==> flow/design.v <==
`timescale 1ns / 1ps
module spi_controller(
    input clk,
    input reset,
    output reg sensor_select,
    output reg write_start,
    output reg [7:0] write_data,
    output reg [2:0] write_count_bytes,
    input write_ready
    );
    parameter GYRO = 0;
    parameter ACCL = 1;
    parameter state_init = 0;
    parameter state_idle = 1;
    parameter state_gyro_x = 2;
    parameter state_idle_1 = 3;
    parameter state_gyro_y = 4;
    parameter state_idle_2 = 5;
    parameter state_accl_x = 6;
    parameter state_idle_3 = 7;
    parameter state_accl_y = 8;
    parameter state_idle_4 = 9;
    parameter state_accl_z = 10;
    parameter state_idle_5 = 11;
    reg [3:0] current_state;
    reg [3:0] next_state;
    always @ (posedge clk) begin
        if (reset)
            current_state <= state_init;
        else
            current_state <= next_state;
        end
    always @ (*) begin
        next_state = current_state;
        case (current_state)
            state_init: begin
                next_state = state_idle;
                end
            state_idle: begin
                if (write_ready)
                    next_state = state_gyro_x;
                end
            state_gyro_x: begin
                next_state = state_idle_1;
                end
            state_idle_1: begin
                if (write_ready)
                    next_state = state_gyro_y;
                end
            state_gyro_y: begin
                next_state = state_idle_2;
                end
            state_idle_2: begin
                if (write_ready)
                    next_state = state_accl_x;
                end
            state_accl_x: begin
                next_state = state_idle_3;
                end
            state_idle_3: begin
                if (write_ready)
                    next_state = state_accl_y;
                end
            state_accl_y: begin
                next_state = state_idle_4;
                end
            state_idle_4: begin
                if (write_ready)
                    next_state = state_accl_z;
                end
            state_accl_z: begin
                next_state = state_idle_5;
                end
            state_idle_5: begin
                if (write_ready)
                    next_state = state_gyro_x;
                end
            endcase
        end
    always @ (*) begin
        case (current_state)
            state_init: begin
                sensor_select = 1'b0;
                write_start = 1'b0;
                write_data = 8'd0;
                write_count_bytes = 3'b0;
                end
            state_idle: begin
                sensor_select = 1'b0;
                write_start = 1'b0;
                write_data = 8'd0;
                write_count_bytes = 3'b0;
                end
            state_gyro_x: begin
                sensor_select = GYRO;
                write_start = 1'b1;
                write_data = 8'h02;
                write_count_bytes = 3'd3;
                end
            state_idle_1: begin
                sensor_select = GYRO;
                write_start = 1'b0;
                write_data = 8'h02;
                write_count_bytes = 3'd3;
                end
            state_gyro_y: begin
                sensor_select = GYRO;
                write_start = 1'b1;
                write_data = 8'h04;
                write_count_bytes = 3'd3;
                end
            state_idle_2: begin
                sensor_select = GYRO;
                write_start = 1'b0;
                write_data = 8'h04;
                write_count_bytes = 3'd3;
                end
            state_accl_x: begin
                sensor_select = ACCL;
                write_start = 1'b1;
                write_data = 8'h12;
                write_count_bytes = 3'd4;
                end
            state_idle_3: begin
                sensor_select = ACCL;
                write_start = 1'b0;
                write_data = 8'h12;
                write_count_bytes = 3'd4;
                end
            state_accl_y: begin
                sensor_select = ACCL;
                write_start = 1'b1;
                write_data = 8'h14;
                write_count_bytes = 3'd4;
                end
            state_idle_4: begin
                sensor_select = ACCL;
                write_start = 1'b0;
                write_data = 8'h14;
                write_count_bytes = 3'd4;
                end
            state_accl_z: begin
                sensor_select = ACCL;
                write_start = 1'b1;
                write_data = 8'h16;
                write_count_bytes = 3'd4;
                end
            state_idle_5: begin
                sensor_select = ACCL;
                write_start = 1'b0;
                write_data = 8'h16;
                write_count_bytes = 3'd4;
                end
            default: begin
                sensor_select = 1'b0;
                write_start = 1'b0;
                write_data = 8'd0;
                write_count_bytes = 3'b0;
                end
            endcase
        end
endmodule
`timescale 1ns / 1ps
module spi_interface(
    input div_clk,
    input reset,
    input sensor_select,
    input write_start,
    input [7:0] write_data,
    input [2:0] write_count_bytes,
    output reg write_ready,
    output wire read_ready,
    output wire [7:0] read_data,
    output wire SCLK,
    output wire MOSI,
    input  wire MISO_G,
    output wire SS_G,
    input  wire MISO_A,
    output wire SS_A
    );
    parameter GYRO = 0;
    parameter ACCL = 1;
    parameter state_init = 0;
    parameter state_idle = 1;
    parameter state_write_init = 2;
    parameter state_write_set_ss = 3;
    parameter state_write_hi = 4;
    parameter state_write_lo = 5;
    parameter state_write_done = 6;
    reg [3:0] current_state;
    reg [3:0] next_state;
    reg [7:0] shift_reg_tx;
    reg tx_reset;
    reg tx_parallel_load_enable;
    reg tx_shift_right_enable;
    reg [7:0] shift_reg_rx;
    reg rx_reset;
    reg rx_shift_left_enable;
    reg slave_select_gyro;
    reg slave_select_accl;
    reg shared_clk;
    reg [3:0] count;
    reg [2:0] count_bytes;
    reg count_reset;
    reg count_load;
    reg count_enable;
    reg count_done;
    reg count_bytes_done;
    always @ (posedge div_clk) begin
        if (reset)
            current_state <= state_init;
        else
            current_state <= next_state;
        end
    always @ (*) begin
        next_state = current_state;
        case (current_state)
            state_init: begin
                next_state = state_idle;
                end
            state_idle: begin
                if (write_start)
                    next_state = state_write_init;
                end
            state_write_init: begin
                next_state = state_write_set_ss;
                end
            state_write_set_ss: begin
                next_state = state_write_hi;
                end
            state_write_hi: begin
                if (count_bytes_done)
                    next_state = state_write_done;
                else
                    next_state = state_write_lo;
                end
            state_write_lo: begin
                next_state = state_write_hi;
                end
            state_write_done: begin
                next_state = state_idle;
                end
            default: begin
                next_state = state_init;
                end
            endcase
        end
    always @ (posedge div_clk) begin
        if (tx_reset)
            shift_reg_tx <= 8'd0;
        else if (tx_parallel_load_enable)
            shift_reg_tx <= write_data;
        else if (tx_shift_right_enable)
            shift_reg_tx <= {shift_reg_tx[6:0], 1'b0};
        if (rx_reset)
            shift_reg_rx <= 8'd0;
        else if (rx_shift_left_enable && (sensor_select == GYRO))
            shift_reg_rx <= {shift_reg_rx[6:0], MISO_G};
        else if (rx_shift_left_enable && (sensor_select == ACCL))
            shift_reg_rx <= {shift_reg_rx[6:0], MISO_A};
        if (count_reset) begin
            count <= 4'd0;
            count_bytes <= 3'd0;
            count_done <= 1'b0;
            count_bytes_done <= 1'b0;
            end
        else if (count_load) begin
            count <= 4'd15;
            count_bytes <= write_count_bytes;
            end
        else if (count_enable) begin
            count <= count - 1;
            count_done <= 1'b0;
            if (count == 4'd1 && (write_count_bytes != count_bytes))
                count_done <= 1'b1;
            if (count == 4'd0) begin
                count_bytes <= count_bytes - 1;
                end
            if (count_bytes == 3'd1 && count == 4'd2)
                count_bytes_done <= 1'b1;
            end
        end
    always @ (*) begin
            write_ready = 1'b0;
            tx_reset = 1'b0;
            tx_parallel_load_enable = 1'b0;
            tx_shift_right_enable = 1'b0;
            rx_reset = 1'b0;
            rx_shift_left_enable = 1'b0;
            slave_select_gyro = 1'b1;
            slave_select_accl = 1'b1;
            shared_clk = 1'b0;
            count_reset = 1'b0;
            count_load = 1'b0;
            count_enable = 1'b0;
            case (current_state)
                state_init: begin
                    tx_reset = 1'b1;
                    rx_reset = 1'b1;
                    count_reset = 1'b1;
                    end
                state_idle: begin
                    write_ready = 1'b1;
                    count_reset = 1'b1;
                    end
                state_write_init: begin
                    count_load = 1'b1;
                    tx_parallel_load_enable = 1'b1;
                    end
                state_write_set_ss: begin
                    rx_shift_left_enable = 1'b1;
                    if (sensor_select == GYRO)
                        slave_select_gyro = 1'b0;
                    else
                        slave_select_accl = 1'b0;
                    end
                state_write_hi: begin
                    shared_clk = 1'b1;
                    tx_shift_right_enable = 1'b1;
                    count_enable = 1'b1;
                    if (sensor_select == GYRO)
                        slave_select_gyro = 1'b0;
                    else
                        slave_select_accl = 1'b0;
                    end
                state_write_lo: begin
                    shared_clk = 1'b0;
                    rx_shift_left_enable = 1'b1;
                    count_enable = 1'b1;
                    if (sensor_select == GYRO)
                        slave_select_gyro = 1'b0;
                    else
                        slave_select_accl = 1'b0;
                    end
                state_write_done: begin
                    shared_clk = 1'b0;
                    count_enable = 1'b1;
                    if (sensor_select == GYRO)
                        slave_select_gyro = 1'b0;
                    else
                        slave_select_accl = 1'b0;
                    end
                endcase
            end
        assign MOSI = shift_reg_tx[7];
        assign SS_G = slave_select_gyro;
        assign SS_A = slave_select_accl;
        assign SCLK = shared_clk;
        assign read_ready = count_done;
        assign read_data = shift_reg_rx;
endmodule
`timescale 1ns / 1ps
module spi_master(
    input clk,
    input reset,
    output wire read_ready,
    output wire [7:0] read_data,
    output wire SCLK,
    output wire MOSI,
    input  wire MISO_G,
    output wire SS_G,
    input  wire MISO_A,
    output wire SS_A
    );
    wire sensor_select;
    wire write_start;
    wire [7:0] write_data;
    wire [2:0] write_count_bytes;
    wire write_ready;
    spi_controller controller(.clk(clk),
                              .reset(reset),
                              .sensor_select(sensor_select),
                              .write_start(write_start),
                              .write_data(write_data),
                              .write_count_bytes(write_count_bytes),
                              .write_ready(write_ready));
    spi_interface spi_if(.div_clk(clk),
                            .reset(reset),
                            .sensor_select(sensor_select),
                            .write_start(write_start),
                            .write_data(write_data),
                            .write_count_bytes(write_count_bytes),
                            .write_ready(write_ready),
                            .read_ready(read_ready),
                            .read_data(read_data),
                            .SCLK(SCLK),
                            .MOSI(MOSI),
                            .MISO_G(MISO_G),
                            .SS_G(SS_G),
                            .MISO_A(MISO_A),
                            .SS_A(SS_A));
endmodule
`timescale 1ns / 1ps
module spi_axis_bridge(
    input clk,
    input reset,
    input read_ready,
    input [7:0] read_data,
    input TREADY,
    output reg TVALID,
    output [103:0] TDATA
    );
    reg [103:0] register_buffer;
    reg [3:0] internal_counter;
    always @ (posedge clk) begin
        if (reset)
            register_buffer <= 104'd0;
        else if (read_ready)
            register_buffer <= {register_buffer[95:0], read_data};
        end
    always @ (posedge clk) begin
        if (reset)
            internal_counter <= 4'd0;
        else if (internal_counter == 4'd13)
            internal_counter <= 4'd0;
        else if (read_ready)
            internal_counter <= internal_counter + 1'b1;
        end
    always @ (posedge clk) begin
        if (reset)
            TVALID <= 1'b0;
        else if (internal_counter == 4'd13)
            TVALID <= 1'b1;
        else if (TVALID && TREADY)
            TVALID <= 1'b0;
        end
    assign TDATA = register_buffer;
endmodule
`timescale 1 ns / 1 ns
module preprocessor
          (clk,
           reset,
           RAW_GYRO_X,
           RAW_GYRO_Y,
           RAW_ACCL_X,
           RAW_ACCL_Y,
           RAW_ACCL_Z,
           GYRO_X,
           GYRO_Y,
           ACCL_X,
           ACCL_Y,
           ACCL_Z,
           TVALID,
           TREADY);
  input   clk;
  input   reset;
  input   signed [15:0] RAW_GYRO_X;   
  input   signed [15:0] RAW_GYRO_Y;   
  input   signed [15:0] RAW_ACCL_X;   
  input   signed [15:0] RAW_ACCL_Y;   
  input   signed [15:0] RAW_ACCL_Z;   
  output  signed [15:0] GYRO_X;   
  output  signed [15:0] GYRO_Y;   
  output  signed [15:0] ACCL_X;   
  output  signed [15:0] ACCL_Y;   
  output  signed [15:0] ACCL_Z;   
  input TVALID;
  output TREADY;
  assign TREADY = 1'b1;
  wire signed [30:0] Data_Type_Conversion6_out1;   
  wire signed [61:0] Gain8_mul_temp;   
  wire signed [16:0] Gain8_out1;   
  wire signed [33:0] Gain12_mul_temp;   
  wire signed [15:0] Gain12_out1;   
  reg signed [15:0] Unit_Delay_out1;   
  wire signed [30:0] Data_Type_Conversion1_out1;   
  wire signed [61:0] Gain2_mul_temp;   
  wire signed [16:0] Gain2_out1;   
  wire signed [33:0] Gain1_mul_temp;   
  wire signed [15:0] Gain1_out1;   
  reg signed [15:0] Unit_Delay1_out1;   
  wire signed [30:0] Data_Type_Conversion_out1;   
  wire signed [61:0] Gain3_mul_temp;   
  wire signed [16:0] Gain3_out1;   
  wire signed [33:0] Gain4_mul_temp;   
  wire signed [15:0] Gain4_out1;   
  reg signed [15:0] Unit_Delay2_out1;   
  wire signed [30:0] Data_Type_Conversion2_out1;   
  wire signed [61:0] Gain5_mul_temp;   
  wire signed [16:0] Gain5_out1;   
  wire signed [33:0] Gain6_mul_temp;   
  wire signed [15:0] Gain6_out1;   
  reg signed [15:0] Unit_Delay3_out1;   
  wire signed [30:0] Data_Type_Conversion3_out1;   
  wire signed [61:0] Gain7_mul_temp;   
  wire signed [16:0] Gain7_out1;   
  wire signed [33:0] Gain9_mul_temp;   
  wire signed [15:0] Gain9_out1;   
  reg signed [15:0] Unit_Delay4_out1;   
  assign Data_Type_Conversion6_out1 = {RAW_GYRO_X, 15'b000000000000000};
  assign Gain8_mul_temp = 31'sb0100000000000000100000000000001 * Data_Type_Conversion6_out1;
  assign Gain8_out1 = Gain8_mul_temp[60:44] + $signed({1'b0, Gain8_mul_temp[43] & (( ~ Gain8_mul_temp[61]) | (|Gain8_mul_temp[42:0]))});
  assign Gain12_mul_temp = 17'sb01111101000000000 * Gain8_out1;
  assign Gain12_out1 = Gain12_mul_temp[31:16] + $signed({1'b0, Gain12_mul_temp[15] & (( ~ Gain12_mul_temp[33]) | (|Gain12_mul_temp[14:0]))});
  always @(posedge clk)
    begin : Unit_Delay_process
      if (reset == 1'b1) begin
        Unit_Delay_out1 <= 16'sb0000000000000000;
      end
      else if (TREADY && TVALID) begin
        Unit_Delay_out1 <= Gain12_out1;
      end
    end
  assign GYRO_X = Unit_Delay_out1;
  assign Data_Type_Conversion1_out1 = {RAW_GYRO_Y, 15'b000000000000000};
  assign Gain2_mul_temp = 31'sb0100000000000000100000000000001 * Data_Type_Conversion1_out1;
  assign Gain2_out1 = Gain2_mul_temp[60:44] + $signed({1'b0, Gain2_mul_temp[43] & (( ~ Gain2_mul_temp[61]) | (|Gain2_mul_temp[42:0]))});
  assign Gain1_mul_temp = 17'sb01111101000000000 * Gain2_out1;
  assign Gain1_out1 = Gain1_mul_temp[31:16] + $signed({1'b0, Gain1_mul_temp[15] & (( ~ Gain1_mul_temp[33]) | (|Gain1_mul_temp[14:0]))});
  always @(posedge clk)
    begin : Unit_Delay1_process
      if (reset == 1'b1) begin
        Unit_Delay1_out1 <= 16'sb0000000000000000;
      end
      else if (TREADY && TVALID) begin
        Unit_Delay1_out1 <= Gain1_out1;
      end
    end
  assign GYRO_Y = Unit_Delay1_out1;
  assign Data_Type_Conversion_out1 = {RAW_ACCL_X, 15'b000000000000000};
  assign Gain3_mul_temp = 31'sb0100000000000000100000000000001 * Data_Type_Conversion_out1;
  assign Gain3_out1 = Gain3_mul_temp[60:44] + $signed({1'b0, Gain3_mul_temp[43] & (( ~ Gain3_mul_temp[61]) | (|Gain3_mul_temp[42:0]))});
  assign Gain4_mul_temp = 17'sb01011101110000000 * Gain3_out1;
  assign Gain4_out1 = Gain4_mul_temp[31:16] + $signed({1'b0, Gain4_mul_temp[15] & (( ~ Gain4_mul_temp[33]) | (|Gain4_mul_temp[14:0]))});
  always @(posedge clk)
    begin : Unit_Delay2_process
      if (reset == 1'b1) begin
        Unit_Delay2_out1 <= 16'sb0000000000000000;
      end
      else if (TREADY && TVALID) begin
        Unit_Delay2_out1 <= Gain4_out1;
      end
    end
  assign ACCL_X = Unit_Delay2_out1;
  assign Data_Type_Conversion2_out1 = {RAW_ACCL_Y, 15'b000000000000000};
  assign Gain5_mul_temp = 31'sb0100000000000000100000000000001 * Data_Type_Conversion2_out1;
  assign Gain5_out1 = Gain5_mul_temp[60:44] + $signed({1'b0, Gain5_mul_temp[43] & (( ~ Gain5_mul_temp[61]) | (|Gain5_mul_temp[42:0]))});
  assign Gain6_mul_temp = 17'sb01011101110000000 * Gain5_out1;
  assign Gain6_out1 = Gain6_mul_temp[31:16] + $signed({1'b0, Gain6_mul_temp[15] & (( ~ Gain6_mul_temp[33]) | (|Gain6_mul_temp[14:0]))});
  always @(posedge clk)
    begin : Unit_Delay3_process
      if (reset == 1'b1) begin
        Unit_Delay3_out1 <= 16'sb0000000000000000;
      end
      else if (TREADY && TVALID) begin
        Unit_Delay3_out1 <= Gain6_out1;
      end
    end
  assign ACCL_Y = Unit_Delay3_out1;
  assign Data_Type_Conversion3_out1 = {RAW_ACCL_Z, 15'b000000000000000};
  assign Gain7_mul_temp = 31'sb0100000000000000100000000000001 * Data_Type_Conversion3_out1;
  assign Gain7_out1 = Gain7_mul_temp[60:44] + $signed({1'b0, Gain7_mul_temp[43] & (( ~ Gain7_mul_temp[61]) | (|Gain7_mul_temp[42:0]))});
  assign Gain9_mul_temp = 17'sb01011101110000000 * Gain7_out1;
  assign Gain9_out1 = Gain9_mul_temp[31:16] + $signed({1'b0, Gain9_mul_temp[15] & (( ~ Gain9_mul_temp[33]) | (|Gain9_mul_temp[14:0]))});
  always @(posedge clk)
    begin : Unit_Delay4_process
      if (reset == 1'b1) begin
        Unit_Delay4_out1 <= 16'sb0000000000000000;
      end
      else if (TREADY && TVALID) begin
        Unit_Delay4_out1 <= Gain9_out1;
      end
    end
  assign ACCL_Z = Unit_Delay4_out1;
endmodule
`timescale 1ns / 1ps
module attitude_estimation(
    input clk,
    input reset,
    output SCLK,
    output MOSI,
    input  MISO_G,
    output SS_G,
    input  MISO_A,
    output SS_A,
    output [15:0] gyro_x,
    output [15:0] gyro_y,
    output [15:0] accl_x,
    output [15:0] accl_y,
    output [15:0] accl_z
    );
    wire read_ready;
    wire [7:0] read_data;
    wire TREADY;
    wire TVALID;
    wire [103:0] TDATA;
    spi_master master (.clk(clk),
                       .reset(reset),
                       .read_ready(read_ready),
                       .read_data(read_data),
                       .SCLK(SCLK),
                       .MOSI(MOSI),
                       .MISO_G(MISO_G),
                       .SS_G(SS_G),
                       .MISO_A(MISO_A),
                       .SS_A(SS_A));
    spi_axis_bridge bridge (.clk(clk),
                            .reset(reset),
                            .read_ready(read_ready),
                            .read_data(read_data),
                            .TREADY(TREADY),
                            .TVALID(TVALID),
                            .TDATA(TDATA));
    preprocessor preprocessor (.clk(clk),
                               .reset(reset),
                               .RAW_GYRO_X({TDATA[95:88], TDATA[103:96]}),
                               .RAW_GYRO_Y({TDATA[79:72], TDATA[87:80]}),
                               .RAW_ACCL_X({TDATA[55:48], TDATA[63:56]}),
                               .RAW_ACCL_Y({TDATA[31:24], TDATA[39:32]}),
                               .RAW_ACCL_Z({TDATA[7:0], TDATA[15:8]}),
                               .GYRO_X(gyro_x),
                               .GYRO_Y(gyro_y),
                               .ACCL_X(accl_x),
                               .ACCL_Y(accl_y),
                               .ACCL_Z(accl_z),
                               .TREADY(TREADY),
                               .TVALID(TVALID));
endmodule
-- Step by step through the tools: attitude_estimation
The steps from the RTL of attitude_estimation to its reports follow in flow order.
Lines are those of the file above, counted from 1.
Operators carry their Yosys type and port widths (W data, S select, Z words).
Cell names lack the library's common part.
The mark -- stands for no value.
- top: attitude_estimation
- clock: clk
- library: sky130hd
- library corner: tt_025C_1v80

-- After elaboration
Source: Yosys, flattened and elaborated, memories not mapped. Widths are those after wreduce. Print and check cells do not count. Equal cells are merged and count once.
Memory sizes are those after Yosys's memory passes, which may raise the word count (mostly to a power of two), join words into wider ones and drop unused or constant bits.
- noted output and inout port bits: 84
- memory cells: 1
- register bits after elaboration at 222
- noted word width x clocked read ports: 8
- word-level cells at 166
- input bits at 4
- noted ROM bits: 128
- noted bitwise operators: 32
- mux-type cells: 33
- reduce/logical cells: 33
- multipliers at 10
- $add $sub $neg: 13
- noted eq/ne operators: 28
- memories (memory ; words ; width ; rd ports ; wr ports ; line ; text):
    (no name shown) ; 16 ; 8 ; 1 ; 0 ; 81 ; case (current_state)
- operators by type and width (cell ; count):
    $mul A31 B16 Y47 const A ; 5
    $mul A10 B17 Y27 const A ; 3
    $mul A8 B17 Y25 const A ; 2
    $reduce_or A28 Y1 ; 5
    $add A17 B1 Y17 ; 5
    $add A16 B1 Y16 ; 5
    $pmux W4 S11 ; 1
    $mux W4 ; 10
    $mux W8 ; 4
    $eq A4 B3 Y1 const B ; 7
    $reduce_or A8 Y1 ; 3
    $eq A4 B2 Y1 const B ; 5
    $eq A4 B4 Y1 const B ; 5
    $pmux W4 S5 ; 1
    $mux W1 ; 13
    $not A1 Y1 ; 12
    $eq A4 B1 Y1 const B ; 3
    $logic_not A4 Y1 ; 3
    $reduce_or A6 Y1 ; 2
    $reduce_bool A11 Y1 ; 1
    $and A1 B1 Y1 ; 10
    $or A1 B1 Y1 ; 10
    $reduce_or A2 Y1 ; 5
    $mux W3 ; 3
    $ne A2 B2 Y1 const B ; 4
    $reduce_bool A2 Y1 ; 4
    $reduce_and A6 Y1 ; 1
    $logic_and A1 B1 Y1 ; 4
Not listed: further kinds 11, cells in them 13.

-- Longest topological paths
Longest topological path by Yosys (ltp), each cell counted once; first at word level (registers and memories cut), then after technology mapping (sequential cells cut; the memories' decode and read muxes count).
- depth in word-level cells: 10
- ABC_AREA: 0
- noted mapped depth: 62
- noted mapped depth without buffers: 60

-- Mapped cells and area
The flow's flattened synthesis, as Yosys stat reports it; memories are mapped. The netlist is that of the ABC_AREA named above (0 if unset); the other value can give another one.
Totals and module areas in this step are rounded.
- flip-flops: 229
- noted buffers: 134
- chip area (Yosys): 40240 µm²
- cell count: 4628
- noted area of sequential cells: 4584 µm²
- cells by type (type ; count ; area in all (µm²)):
    ha_1 ; 740 ; 9258.88
    fa_1 ; 380 ; 7.61E+03
    dfxtp_1 ; 229 ; 4.58E+03
    inv_1 ; 744 ; 2.79E+03
    xnor2_1 ; 238 ; 2.08E+03
    xor2_1 ; 162 ; 1.42E+03
    nor2_1 ; 363 ; 1.36E+03
    mux2i_1 ; 135 ; 1.35E+03
    a21oi_1 ; 203 ; 1.02E+03
    nand2_1 ; 210 ; 788.256
    a211oi_1 ; 87 ; 653.126
    a21o_1 ; 87 ; 653.126
    o21ai_0 ; 107 ; 535.514
    nand3_1 ; 93 ; 465.446
    nor3_1 ; 87 ; 435.418
    clkbuf_1 ; 106 ; 397.882
    a31oi_1 ; 48 ; 300.288
    nand4_1 ; 48 ; 300.288
Not listed: further types 72, cells in them 561.
The figures by module come from a second, unflattened synthesis with its own total; it is not the netlist above.
- noted cells (unflattened synthesis): 4824
- area (unflattened synthesis): 41940 µm²
Each row is one instance without its submodules.
- modules (module ; seq. area (µm²) ; cells ; instances ; area (µm²)):
    preprocessor ; 1602 ; 4246 ; 1 ; 36120
    spi_axis_bridge ; 2182 ; 358 ; 1 ; 3881
    spi_interface ; 640.6 ; 161 ; 1 ; 1409
    spi_controller ; 180.2 ; 59 ; 1 ; 534.3
    (no name shown) ; 0.0 ; 0 ; 1 ; 0.0
    spi_master ; 0.0 ; 0 ; 1 ; 0.0

-- Timing after synthesis
Source: OpenSTA report_checks on the synthesized netlist (no wires, ideal clock, input and output delay 20% of the period each), path of least setup slack; recovery checks are left aside. Register names are those of the netlist, which keeps one name where synthesis merged equal registers.
- kind: flip-flop to flip-flop
- from: register bridge.register_buffer[31]
- to: register preprocessor.Unit_Delay3_out1[10]
- noted buffers on the path: 2
- noted data arrival time: 12.411 ns
- setup time at 0.091 ns
- path slack: 3.498 ns
- required time at 15.909 ns
- path delay at 12.502 ns
- launch time at the first pin at 0.000 ns
- stages on the path at 55
- clock period at 16.0 ns
- period reached after synthesis at 12.502 ns
"path delay" is the arrival time less input delay plus setup time.
"stages on the path": output pins that drive a net of the path, with the launching flip-flop's if there is one; two outputs of one cell count as two.
"period reached after synthesis" = period - worst setup slack (recovery checks aside). The figure is calculated, with input and output delays left at 20% of the set period.
The rows between start and end are the longest chain of elaborated cells between them; the timing report does not say that the signal goes this way. Where chains are equally long, one stands for them.
A line is the first line of the expression or statement that the cell stems from. Yosys adds cells for indexed reads and writes and turns some case tables into memories.
- cell sequence: dfxtp_1 > ha_1 > fa_1 > ha_1 > fa_1 > ha_1 > ha_1 > clkbuf_1 > nand3_1 > a311oi_1 > o21ai_0 > a21oi_1 > nor2_1 > o21ai_0 > nand2_1 > a21oi_1 > xnor2_1 > a211oi_1 > [... 19 more ...] > ha_1 > clkbuf_1 > a41oi_1 > o21ai_0 > a21oi_1 > o31ai_1 > a31oi_1 > o21ai_0 > a21o_1 > a21oi_1 > o21ai_0 > xor2_1 > a21oi_1 > ha_1 > ha_1 > nand4_1 > or3_1 > a311oi_1
- cells in the longest elaborated chain: 10
- noted elaborated cells on any way between the ends: 12
- source lines of those cells: 4
- those cells by class: 2 x add/sub; 2 x mul; 6 x logic; 2 x reduce/logical
- ends and longest elaborated chain, after synthesis (item ; line ; text):
    start, declared ; 403 ; reg [103:0] register_buffer;
    start, assigned ; 407 ; register_buffer <= 104'd0;
    start, assigned ; 409 ; register_buffer <= {register_buffer[95:0], read_data};
    $mul A31 B16 Y47 ; 536 ; assign Gain5_mul_temp = 31'sb0100000000000000100000000000001 * Data_Type_Conversion2_out1;
    $not A1 Y1 ; 537 ; assign Gain5_out1 = Gain5_mul_temp[60:44] + $signed({1'b0, Gain5_mul_temp[43] & (( ~ Gain5_mul_temp[61]) | (|G ...
    $or A1 B1 Y1 ; 537 ;
    $and A1 B1 Y1 ; 537 ;
    $add A17 B1 Y17 ; 537 ;
    $mul A10 B17 Y27 ; 538 ; assign Gain6_mul_temp = 17'sb01011101110000000 * Gain5_out1;
    $not A1 Y1 ; 539 ; assign Gain6_out1 = Gain6_mul_temp[31:16] + $signed({1'b0, Gain6_mul_temp[15] & (( ~ Gain6_mul_temp[33]) | (|G ...
    $or A1 B1 Y1 ; 539 ;
    $and A1 B1 Y1 ; 539 ;
    $add A16 B1 Y16 ; 539 ;
    end, assigned ; 543 ; Unit_Delay3_out1 <= 16'sb0000000000000000;
    end, assigned ; 546 ; Unit_Delay3_out1 <= Gain6_out1;
    end, declared ; 483 ; reg signed [15:0] Unit_Delay3_out1;

-- Worst path after layout
From the final timing report of run A: the path of least setup slack in the routed layout; clock arrival at registers is part of the times.
- kind: flip-flop to flip-flop
- from: register bridge.register_buffer[55]
- to: register preprocessor.Unit_Delay2_out1[8]
- clock period at 14.6 ns
- noted data arrival time: 13.33 ns
- setup time at 0.15 ns
- noted buffers on the path: 1
- stages on the path at 54
- required time at 15.03 ns
- launch time at the first pin at 0.58 ns
- path slack: 1.69 ns
The rows between start and end are the longest chain of elaborated cells between them; the timing report does not say that the signal goes this way. Where chains are equally long, one stands for them.
- cell sequence: dfxtp_1 > buf_4 > ha_1 > inv_1 > fa_1 > inv_1 > ha_1 > fa_1 > ha_1 > ha_1 > nand2_1 > o21bai_2 > a22o_1 > a211oi_4 > a211oi_1 > o21a_1 > o21a_1 > nor2_1 > [... 18 more ...] > ha_1 > o21a_1 > nor2_1 > a21oi_1 > a31o_2 > a31o_2 > a21oi_1 > o21ai_0 > a21o_1 > a21oi_1 > xnor2_1 > a21oi_1 > ha_1 > ha_1 > and2_1 > and2_1 > xnor2_1 > a211oi_1
- cells in the longest elaborated chain: 10
- noted elaborated cells on any way between the ends: 12
- source lines of those cells: 4
- those cells by class: 2 x add/sub; 2 x mul; 6 x logic; 2 x reduce/logical
- ends and longest elaborated chain, after layout (item ; line ; text):
    start, declared ; 403 ; reg [103:0] register_buffer;
    start, assigned ; 407 ; register_buffer <= 104'd0;
    start, assigned ; 409 ; register_buffer <= {register_buffer[95:0], read_data};
    $mul A31 B16 Y47 ; 521 ; assign Gain3_mul_temp = 31'sb0100000000000000100000000000001 * Data_Type_Conversion_out1;
    $not A1 Y1 ; 522 ; assign Gain3_out1 = Gain3_mul_temp[60:44] + $signed({1'b0, Gain3_mul_temp[43] & (( ~ Gain3_mul_temp[61]) | (|G ...
    $or A1 B1 Y1 ; 522 ;
    $and A1 B1 Y1 ; 522 ;
    $add A17 B1 Y17 ; 522 ;
    $mul A10 B17 Y27 ; 523 ; assign Gain4_mul_temp = 17'sb01011101110000000 * Gain3_out1;
    $not A1 Y1 ; 524 ; assign Gain4_out1 = Gain4_mul_temp[31:16] + $signed({1'b0, Gain4_mul_temp[15] & (( ~ Gain4_mul_temp[33]) | (|G ...
    $or A1 B1 Y1 ; 524 ;
    $and A1 B1 Y1 ; 524 ;
    $add A16 B1 Y16 ; 524 ;
    end, assigned ; 528 ; Unit_Delay2_out1 <= 16'sb0000000000000000;
    end, assigned ; 531 ; Unit_Delay2_out1 <= Gain4_out1;
    end, declared ; 477 ; reg signed [15:0] Unit_Delay2_out1;

==> runs of attitude_estimation <==
Settings and measured results of 2 stored flow runs for module attitude_estimation (sky130hd), not sorted in any way. The constraints put input and output delay at 20% of the set period each and load the outputs with 0.01 pF.
"period achieved" is the run's clock period less its worst setup slack. It is reckoned from that one timing run; input and output delays stay at 20% of the period that was set.
"worst path time" is the time allowed to the run's worst setup path (the clock period less input and output delay, where it has them) less its slack. Clock arrival times count: a late capture clock shortens it, a late launch clock lengthens it.
"power consumption" is the tool's figure for a default switching activity; nothing was simulated.
The measured numbers are rounded.

Run A

==> flow/run.sh <==
#!/bin/bash
# the make line also repeats the synthesis and layout settings of config.mk as NAME=value (left out here)
make -C /OpenROAD-flow-scripts/flow DESIGN_CONFIG=/design/flow/config.mk WORK_HOME=/design/flow/orfs CLKGATE_MAP_FILE= finish
==> flow/config.mk <==
export PLATFORM = sky130hd
export DESIGN_NAME = attitude_estimation
export DESIGN_NICKNAME = attitude_estimation
export VERILOG_FILES = /design/flow/design.v
export SDC_FILE = /design/flow/constraint.sdc
export NUM_CORES = 4
export LEC_CHECK = 0
export CAP_MARGIN = 20
export CORE_MARGIN = 2
export CORE_UTILIZATION = 40
export SETUP_SLACK_MARGIN = 0.95
export SLEW_MARGIN = 20
==> flow/constraint.sdc <==
create_clock -name core_clock -period 14.6 [get_ports {clk}]
set_input_delay 2.9200 -clock core_clock [delete_from_list [all_inputs] [get_ports {clk}]]
set_output_delay 2.9200 -clock core_clock [all_outputs]
set_load 0.01 [all_outputs]

Measured in run A:
- final utilization at 43.8%
- synthesis area: 40240 µm²
- noted the die size: 103200 µm²
- power consumption at 1.340 mW
- post-route worst hold slack at 0.452 ns
- period achieved at 12.909 ns
- post-route setup TNS: 0.000 ns
- standard-cell area after layout at 43690 µm²
- worst path time: 12.91 ns
- kind of the worst setup path: flip-flop to flip-flop
- noted the worst setup slack after layout: 1.691 ns

Run B

==> flow/run.sh <==
#!/bin/bash
# the make line also repeats the synthesis and layout settings of config.mk as NAME=value (left out here)
make -C /OpenROAD-flow-scripts/flow DESIGN_CONFIG=/design/flow/config.mk WORK_HOME=/design/flow/orfs CLKGATE_MAP_FILE= finish
==> flow/config.mk <==
export PLATFORM = sky130hd
export DESIGN_NAME = attitude_estimation
export DESIGN_NICKNAME = attitude_estimation
export VERILOG_FILES = /design/flow/design.v
export SDC_FILE = /design/flow/constraint.sdc
export NUM_CORES = 4
export LEC_CHECK = 0
export CAP_MARGIN = 20
export CELL_PAD_IN_SITES_GLOBAL_PLACEMENT = 2
export CORE_ASPECT_RATIO = 0.95
export CORE_MARGIN = 7
export CORE_UTILIZATION = 65
export CTS_CLUSTER_DIAMETER = 21
export CTS_CLUSTER_SIZE = 31
export GPL_ROUTABILITY_DRIVEN = 0
export GPL_TIMING_DRIVEN = 1
export HOLD_SLACK_MARGIN = 0.22
export MIN_ROUTING_LAYER = met2
export PLACE_DENSITY_LB_ADDON = 0.0
export SETUP_SLACK_MARGIN = 2.77
export SLEW_MARGIN = 35
==> flow/constraint.sdc <==
create_clock -name core_clock -period 16.0 [get_ports {clk}]
set_input_delay 3.2000 -clock core_clock [delete_from_list [all_inputs] [get_ports {clk}]]
set_output_delay 3.2000 -clock core_clock [all_outputs]
set_load 0.01 [all_outputs]

Run B: incomplete, placement halted on FLW-0024.
